==> flow/design.v <==
module geofence ( clk,reset,X,Y,valid,is_inside);
input clk;
input reset;
input [9:0] X;
input [9:0] Y;
output reg valid;
output is_inside;
reg [2:0]state, next_state;
parameter IDLE = 3'd0,
	  READ = 3'd1,
      SORTING = 3'd2,
	  CAL = 3'd3,
	  OUT = 3'd4,
      BUFFF = 3'd5;
reg [2:0] sort_cnt;
reg [2:0] cnt;
reg [9:0] tmp_x[0:5];
reg [9:0] tmp_y[0:5];
reg [9:0] target_x;
reg [9:0] target_y;
reg [2:0] sort_idx;
reg signed [10:0] buf1;
reg signed [10:0] buf2;
reg signed [21:0] tmp;
reg done;
wire signed [21:0]mul;
assign mul = buf1 * buf2;
reg [5:0] result;
assign is_inside = &result | &(~result);
always@(posedge clk or posedge reset)begin
    if(reset)
        state <= IDLE;
    else 
        state <= next_state;
end
always@(*)begin
    if(reset)
        next_state = IDLE;
    else begin
        case(state)
            IDLE:
                next_state = READ;
            READ:begin
                if(done == 1) next_state = SORTING;
                else next_state = READ;  
            end
            SORTING:begin
                if(sort_idx == 0) next_state = CAL;
                else next_state = SORTING;
            end
            CAL:begin
                if(sort_idx == 6) next_state = OUT;
                else next_state = CAL;
            end 
            OUT:
                next_state = BUFFF;
            BUFFF:
                next_state = READ; 
            default:    next_state = IDLE;
        endcase
    end 
end
always@(posedge clk or posedge reset)begin
    if(reset)begin
        cnt <= 0;
        done <= 0;
        sort_cnt <= 1;
        sort_idx <= 4;
        valid <= 0;
    end
    else begin
        if(next_state == READ) begin
            valid <= 0;
            case(cnt)
                0:begin
                    target_x <= X;
                    target_y <= Y;
                end
                1:begin
                    tmp_x[0] <= X;
                    tmp_y[0] <= Y;
                end
                2:begin
                    tmp_x[1] <= X;
                    tmp_y[1] <= Y;
                end
                3:begin
                    tmp_x[2] <= X;
                    tmp_y[2] <= Y;
                end
                4:begin
                    tmp_x[3] <= X;
                    tmp_y[3] <= Y;
                end
                5:begin
                    tmp_x[4] <= X;
                    tmp_y[4] <= Y;
                end
                6:begin
                    tmp_x[5] <= X;
                    tmp_y[5] <= Y;
                end
            endcase
            if(cnt < 6)
                cnt <= cnt + 1;
            else begin
                cnt <= 0;
                done <= 1;
            end
        end
        else if(next_state == SORTING)begin
            done <= 0;
            case(cnt)
                0:begin
                    buf1 <= tmp_x[sort_cnt] - tmp_x[0];         
                    cnt <= cnt + 1;
                end
                1:begin      
                    buf2 <= tmp_y[sort_cnt+1] - tmp_y[0];    
                    cnt <= cnt + 1;
                end
                2:begin
                    tmp <= mul;
                    buf2 <= tmp_y[sort_cnt] - tmp_y[0];    
                    cnt <= cnt + 1;
                end
                3:begin
                    buf1 <= tmp_x[sort_cnt+1] - tmp_x[0];
                    cnt <= cnt + 1;
                end
                4:begin
                    if(tmp > mul)begin
                        cnt <= 5;
                    end
                    else begin
                        if(sort_cnt == sort_idx) begin
                            sort_idx <= sort_idx - 1;
                            sort_cnt <= 1;
                        end
                        else 
                            sort_cnt <= sort_cnt + 1;
                        cnt <= 0;
                    end
                end
                5:begin
                    tmp_x[sort_cnt] <= tmp_x[sort_cnt+1];
                    tmp_x[sort_cnt+1] <= tmp_x[sort_cnt];
                    tmp_y[sort_cnt] <= tmp_y[sort_cnt+1];
                    tmp_y[sort_cnt+1] <= tmp_y[sort_cnt];
                    if(sort_cnt == sort_idx) begin
                        sort_idx <= sort_idx - 1;
                        sort_cnt <= 1;
                    end
                    else 
                        sort_cnt <= sort_cnt + 1;
                    cnt <= 0;
                end
            endcase
        end
        else if(next_state == CAL)begin
            case(cnt)
            0:begin
                buf1 <= tmp_x[sort_idx] - target_x;
            end
            1:begin
                if(sort_idx == 5)
                    buf2 <= tmp_y[0] - target_y;
                else
                    buf2 <= tmp_y[sort_idx+1] - target_y;
            end
            2:begin
                tmp <= mul;
                buf2 <= tmp_y[sort_idx] - target_y;
            end
            3:begin
                if(sort_idx == 5)
                    buf1 <= tmp_x[0] - target_x;
                else
                    buf1 <= tmp_x[sort_idx+1] - target_x;
             end
            4:begin
                result[sort_idx] <= (tmp > mul);
                sort_idx <= sort_idx + 1;
            end
            endcase
            if(cnt < 4)begin
                cnt <= cnt + 1;
            end
            else 
                cnt <= 0;
        end
        else if(next_state == OUT)begin
            sort_idx <= 4;
            sort_cnt <= 1;
            cnt <= 0;
            valid <= 1;
        end
    end
end
endmodule
* From RTL to reports: geofence *
Tool output for the design above, in the order of the flow.
Lines are those of the file above, counted from 1.
Cell names lack the library's common part.
The mark - stands for no value.

design
  top = geofence
  clock port = clk
  standard-cell library = sky130hd
  corner = tt_025C_1v80

* Word-level counts *
Yosys after proc, flatten, opt, wreduce and memory -nomap, before mapping. Print and check cells are not counted. Equal cells are merged and count once.

word-level totals
  register bits after elaboration = 204
  bits in latches = 0
  RAM bits = 0
  bits in read-only memories = 0
  clocked read ports x word width = 0
  memories kept = 0
  input bits = 22
  output and inout bits = 2

cells by class
  $add $sub $neg = 15
  multiply operators = 1
  div/mod/pow operators = 0
  $lt $le $gt $ge = 3
  equality and inequality tests = 50
  shift-type cells = 2
  multiplexer cells = 156
  bitwise gates (word level) = 8
  reductions and logical operators = 41

operators by type and width
  kind                                    number
  2-to-1 mux 10 bit                       102
  case mux 10 bit (select 6 bit)          8
  multiplier 11 x 11 -> 22 bit            1
  subtractor 10 x 10 -> 11 bit            10
  case mux 11 bit (select 2 bit)          4
  2-to-1 mux 22 bit                       3
  2-to-1 mux 11 bit                       6
  2-to-1 mux 3 bit                        20
  == test 3 bit with constant B           15
  == test 3 x 2 -> 1 bit with constant B  14
  AND reduction 5 bit                     8
  > comparator 22 bit                     1
  == test 3 x 1 -> 1 bit with constant B  7
  nonzero test 3 bit                      7
  zero test 3 bit                         6
  case mux 3 bit (select 5 bit)           1
  nonzero test 2 bit                      7
  AND reduction 4 bit                     3
  inverter 6 bit                          2
  AND reduction 6 bit                     2
  case mux 3 bit (select 2 bit)           2
  != test 2 x 1 -> 1 bit with constant B  5
  adder 3 x 1 -> 3 bit with constant B    3
  AND reduction 3 bit                     3
  case mux 3 bit (select 3 bit)           1
  != test 2 bit with constant B           4
  2-to-1 mux 1 bit                        8
  variable shift 1 x 4 -> 6 bit           1

Not listed: further kinds 18, cells in them 22.

* Longest topological paths *
Longest topological path by Yosys (ltp), each cell counted once; first at word level (registers and memories cut), then after technology mapping (sequential cells cut; the memories' decode and read muxes count).

depth
  depth in word-level cells = 13
  ABC_AREA = 0
  mapped depth = 30
  gate-level depth less buffers = 29

* Synthesis result *
Source: synth_stat.txt of the flow (Yosys; design flattened, memories mapped). It holds for the ABC_AREA given above (unset counts as 0); a run with the other value may have another netlist.
Totals and module areas in this step are rounded.

mapped netlist
  cell count = 2,234
  mapped area = 19,800 µm²
  sequential part of the area = 6,130 µm²
  flip-flops = 207

cell types
  cell      number  total area (µm²)
  edfxtp_1  190     5.71E+03
  fa_1      121     2.42E+03
  ha_1      133     1.66E+03
  nand2_1   441     1.66E+03
  a31oi_1   157     982.192
  inv_1     237     889.603
  mux2_2    69      776.995
  a21oi_1   102     510.49
  nor2_1    131     491.722
  clkbuf_1  122     457.939
  a221oi_1  46      402.886
  a222oi_1  40      400.384
  and2_1    64      400.384
  xnor2_1   42      367.853
  dfrtp_1   14      350.336
  o21ai_0   43      215.206
  a22o_1    23      201.443
  a21o_1    26      195.187

Other cell types: 47; their cells: 233.

* Worst setup path after synthesis *
Source: OpenSTA report_checks on the synthesized netlist (no wires, ideal clock, input and output delay 20% of the period each), path of least setup slack; recovery checks are left aside. Register names are those of the netlist, which keeps one name where synthesis merged equal registers.

timing after synthesis
  path kind = reg2reg
  from = register buf1[5]
  to = register sort_cnt[1]
  clock period = 8.0 ns
  library setup time = 0.121 ns
  time at the first pin = 0.000 ns
  data arrival time = 6.650 ns
  path slack = 1.229 ns
  delay of the path = 6.771 ns
  stages on the path = 29
  buffers on the path = 1
  synthesis period reached = 6.771 ns

"delay of the path" is the arrival time less input delay plus setup time.
"stages on the path" counts driving pins, that of a launching flip-flop among them; a cell with two outputs on the path counts twice.
"synthesis period reached" is the clock period less the worst setup slack; recovery checks do not enter. This is arithmetic on one report: input and output delays are still those of the set period (20% each).
Between the ends stands the longest chain of elaborated cells between them, by number of cells; it is not shown to be the way that was timed. Of several equally long chains one is given.
A line is the first line of the expression or statement that the cell stems from. Yosys adds cells for indexed reads and writes and turns some case tables into memories.
At most two assigning lines are given for a register; there are more.

on the way, after synthesis
  cell sequence = edfxtp_1 -> clkbuf_1 -> and2_1 -> fa_1 -> inv_1 -> fa_1 -> inv_1 -> fa_1 -> fa_1 -> inv_1 -> fa_1 -> inv_1 -> ha_1 -> a21o_1 -> a21oi_1 -> nand2_1 -> o211ai_1 -> a31oi_1 -> a21o_1 -> a21o_1 -> xnor2_1 -> ha_1 -> nand4_1 -> nor4_1 -> a221oi_1 -> a21oi_1 -> nor2_1 -> o211a_1 -> a22o_1
  length of the longest elaborated chain = 5
  elaborated cells on any way between the ends = 7

ends and longest elaborated chain, after synthesis
  what                           RTL line  source
  start: declaration             22        reg signed [10:0] buf1;
  start: assignment              115       buf1 <= tmp_x[sort_cnt] - tmp_x[0];
  start: assignment              128       buf1 <= tmp_x[sort_cnt+1] - tmp_x[0];
  multiplier 11 x 11 -> 22 bit   27        assign mul = buf1 * buf2;
  > comparator 22 bit            132       if(tmp > mul)begin
  2-to-1 mux 3 bit               132
  case mux 3 bit (select 2 bit)  113       case(cnt)
  2-to-1 mux 3 bit               111       else if(next_state == SORTING)begin
  end: assignment                141       sort_cnt <= sort_cnt + 1;
  end: assignment                155       sort_cnt <= sort_cnt + 1;
  end: declaration               15        reg [2:0] sort_cnt;

* Worst path after layout *
From the final timing report of run 1: the path of least setup slack in the routed layout; clock arrival at registers is part of the times.

timing post-layout
  path kind = reg2reg
  from = register buf1[3]
  to = register sort_cnt[2]
  clock period = 11.0 ns
  library setup time = 0.11 ns
  time at the first pin = 0.54 ns
  data arrival time = 9.09 ns
  path slack = 2.34 ns
  stages on the path = 29
  buffers on the path = 1

Between the ends stands the longest chain of elaborated cells between them, by number of cells; it is not shown to be the way that was timed. Of several equally long chains one is given.
At most two assigning lines are given for a register; there are more.

on the way, post-layout
  cell sequence = edfxtp_1 -> clkbuf_1 -> and2_1 -> fa_1 -> inv_1 -> fa_1 -> inv_1 -> fa_1 -> fa_1 -> inv_1 -> fa_1 -> inv_1 -> ha_1 -> a21o_1 -> a21oi_1 -> nand2_1 -> o211ai_1 -> a31oi_1 -> a21o_1 -> a21o_1 -> xnor2_1 -> ha_1 -> nand4_1 -> nor4_1 -> a221oi_1 -> a21oi_1 -> nor2_1 -> o211a_1 -> a22o_1
  length of the longest elaborated chain = 5
  elaborated cells on any way between the ends = 7

ends and longest elaborated chain, post-layout
  what                           RTL line  source
  start: declaration             22        reg signed [10:0] buf1;
  start: assignment              115       buf1 <= tmp_x[sort_cnt] - tmp_x[0];
  start: assignment              128       buf1 <= tmp_x[sort_cnt+1] - tmp_x[0];
  multiplier 11 x 11 -> 22 bit   27        assign mul = buf1 * buf2;
  > comparator 22 bit            132       if(tmp > mul)begin
  2-to-1 mux 3 bit               132
  case mux 3 bit (select 2 bit)  113       case(cnt)
  2-to-1 mux 3 bit               111       else if(next_state == SORTING)begin
  end: assignment                141       sort_cnt <= sort_cnt + 1;
  end: assignment                155       sort_cnt <= sort_cnt + 1;
  end: declaration               15        reg [2:0] sort_cnt;

Lab notebook: geofence

Top module geofence; platform sky130hd; tools Yosys and OpenROAD; 3 stored runs in no particular order. Input and output delays are each 20% of the period that was set; the output load is 0.01 pF.
By "worst setup path time" is meant the share of the clock period that the worst setup path is allowed (20% is reserved at inputs, 20% at outputs), minus its slack. Clock arrival times at its registers enter into it.
Measured values are rounded.

Run 1
==> flow/run.sh <==
#!/bin/bash
# the make line also repeats the synthesis and layout settings of config.mk as NAME=value (left out here)
make -C /OpenROAD-flow-scripts/flow DESIGN_CONFIG=/design/flow/config.mk WORK_HOME=/design/flow/orfs CLKGATE_MAP_FILE= finish
==> flow/config.mk <==
export PLATFORM = sky130hd
export DESIGN_NAME = geofence
export DESIGN_NICKNAME = geofence
export VERILOG_FILES = /design/flow/design.v
export SDC_FILE = /design/flow/constraint.sdc
export NUM_CORES = 4
export LEC_CHECK = 0
export ABC_AREA = 0
export CAP_MARGIN = 20
export CELL_PAD_IN_SITES_GLOBAL_PLACEMENT = 1
export CORE_ASPECT_RATIO = 1.44
export CORE_MARGIN = 2
export CORE_UTILIZATION = 46
export GPL_TIMING_DRIVEN = 0
export MAX_ROUTING_LAYER = met4
export MIN_ROUTING_LAYER = met1
export PLACE_DENSITY_LB_ADDON = 0.05
export SETUP_SLACK_MARGIN = -0.02
export SLEW_MARGIN = 20
==> flow/constraint.sdc <==
create_clock -name core_clock -period 11.0 [get_ports {clk}]
set_input_delay 2.2000 -clock core_clock [delete_from_list [all_inputs] [get_ports {clk}]]
set_output_delay 2.2000 -clock core_clock [all_outputs]
set_load 0.01 [all_outputs]

==> results of run 1 <==
chip area after synthesis (Yosys): 19,800 µm²
die area: 44,700 µm²
standard-cell area of the final layout: 21,800 µm²
worst setup slack after layout: 2.34 ns
total negative slack: 0.000 ns
worst hold slack: 0.539 ns
worst setup path time: 8.66 ns
worst setup path kind: reg2reg

Run 2
==> flow/run.sh <==
#!/bin/bash
# the make line also repeats the synthesis and layout settings of config.mk as NAME=value (left out here)
make -C /OpenROAD-flow-scripts/flow DESIGN_CONFIG=/design/flow/config.mk WORK_HOME=/design/flow/orfs CLKGATE_MAP_FILE= finish
==> flow/config.mk <==
export PLATFORM = sky130hd
export DESIGN_NAME = geofence
export DESIGN_NICKNAME = geofence
export VERILOG_FILES = /design/flow/design.v
export SDC_FILE = /design/flow/constraint.sdc
export NUM_CORES = 4
export LEC_CHECK = 0
export ABC_AREA = 1
export CAP_MARGIN = 40
export CELL_PAD_IN_SITES_GLOBAL_PLACEMENT = 3
export CORE_ASPECT_RATIO = 0.76
export CORE_MARGIN = 4
export CORE_UTILIZATION = 22
export CTS_CLUSTER_DIAMETER = 220
export GPL_ROUTABILITY_DRIVEN = 1
export GPL_TIMING_DRIVEN = 0
export MAX_ROUTING_LAYER = met4
export MIN_ROUTING_LAYER = met2
export PLACE_DENSITY_LB_ADDON = 0.26
export SETUP_SLACK_MARGIN = 0.89
export SLEW_MARGIN = 20
export TNS_END_PERCENT = 5
==> flow/constraint.sdc <==
create_clock -name core_clock -period 8.0 [get_ports {clk}]
set_input_delay 1.6000 -clock core_clock [delete_from_list [all_inputs] [get_ports {clk}]]
set_output_delay 1.6000 -clock core_clock [all_outputs]
set_load 0.01 [all_outputs]

==> results of run 2 <==
chip area after synthesis (Yosys): 20,500 µm²
die area: 98,300 µm²
standard-cell area of the final layout: 24,900 µm²
worst setup slack after layout: 1.13 ns
total negative slack: 0.000 ns
worst hold slack: 0.522 ns
worst setup path time: 6.87 ns
worst setup path kind: reg2reg

Run 3
==> flow/run.sh <==
#!/bin/bash
# the make line also repeats the synthesis and layout settings of config.mk as NAME=value (left out here)
make -C /OpenROAD-flow-scripts/flow DESIGN_CONFIG=/design/flow/config.mk WORK_HOME=/design/flow/orfs CLKGATE_MAP_FILE= finish
==> flow/config.mk <==
export PLATFORM = sky130hd
export DESIGN_NAME = geofence
export DESIGN_NICKNAME = geofence
export VERILOG_FILES = /design/flow/design.v
export SDC_FILE = /design/flow/constraint.sdc
export NUM_CORES = 4
export LEC_CHECK = 0
export CAP_MARGIN = 20
export CORE_ASPECT_RATIO = 1.58
export CORE_MARGIN = 2
export CORE_UTILIZATION = 30
export CTS_CLUSTER_SIZE = 25
export GPL_ROUTABILITY_DRIVEN = 1
export MAX_ROUTING_LAYER = met5
export PLACE_DENSITY_LB_ADDON = 0.27
export SLEW_MARGIN = 20
export TNS_END_PERCENT = 30
==> flow/constraint.sdc <==
create_clock -name core_clock -period 6.4 [get_ports {clk}]
set_input_delay 1.2800 -clock core_clock [delete_from_list [all_inputs] [get_ports {clk}]]
set_output_delay 1.2800 -clock core_clock [all_outputs]
set_load 0.01 [all_outputs]

==> results of run 3 <==
chip area after synthesis (Yosys): 19,800 µm²
die area: 68,100 µm²
standard-cell area of the final layout: 22,900 µm²
worst setup slack after layout: -0.424 ns
total negative slack: -4.72 ns
worst hold slack: 0.475 ns
worst setup path time: 6.82 ns
worst setup path kind: reg2reg
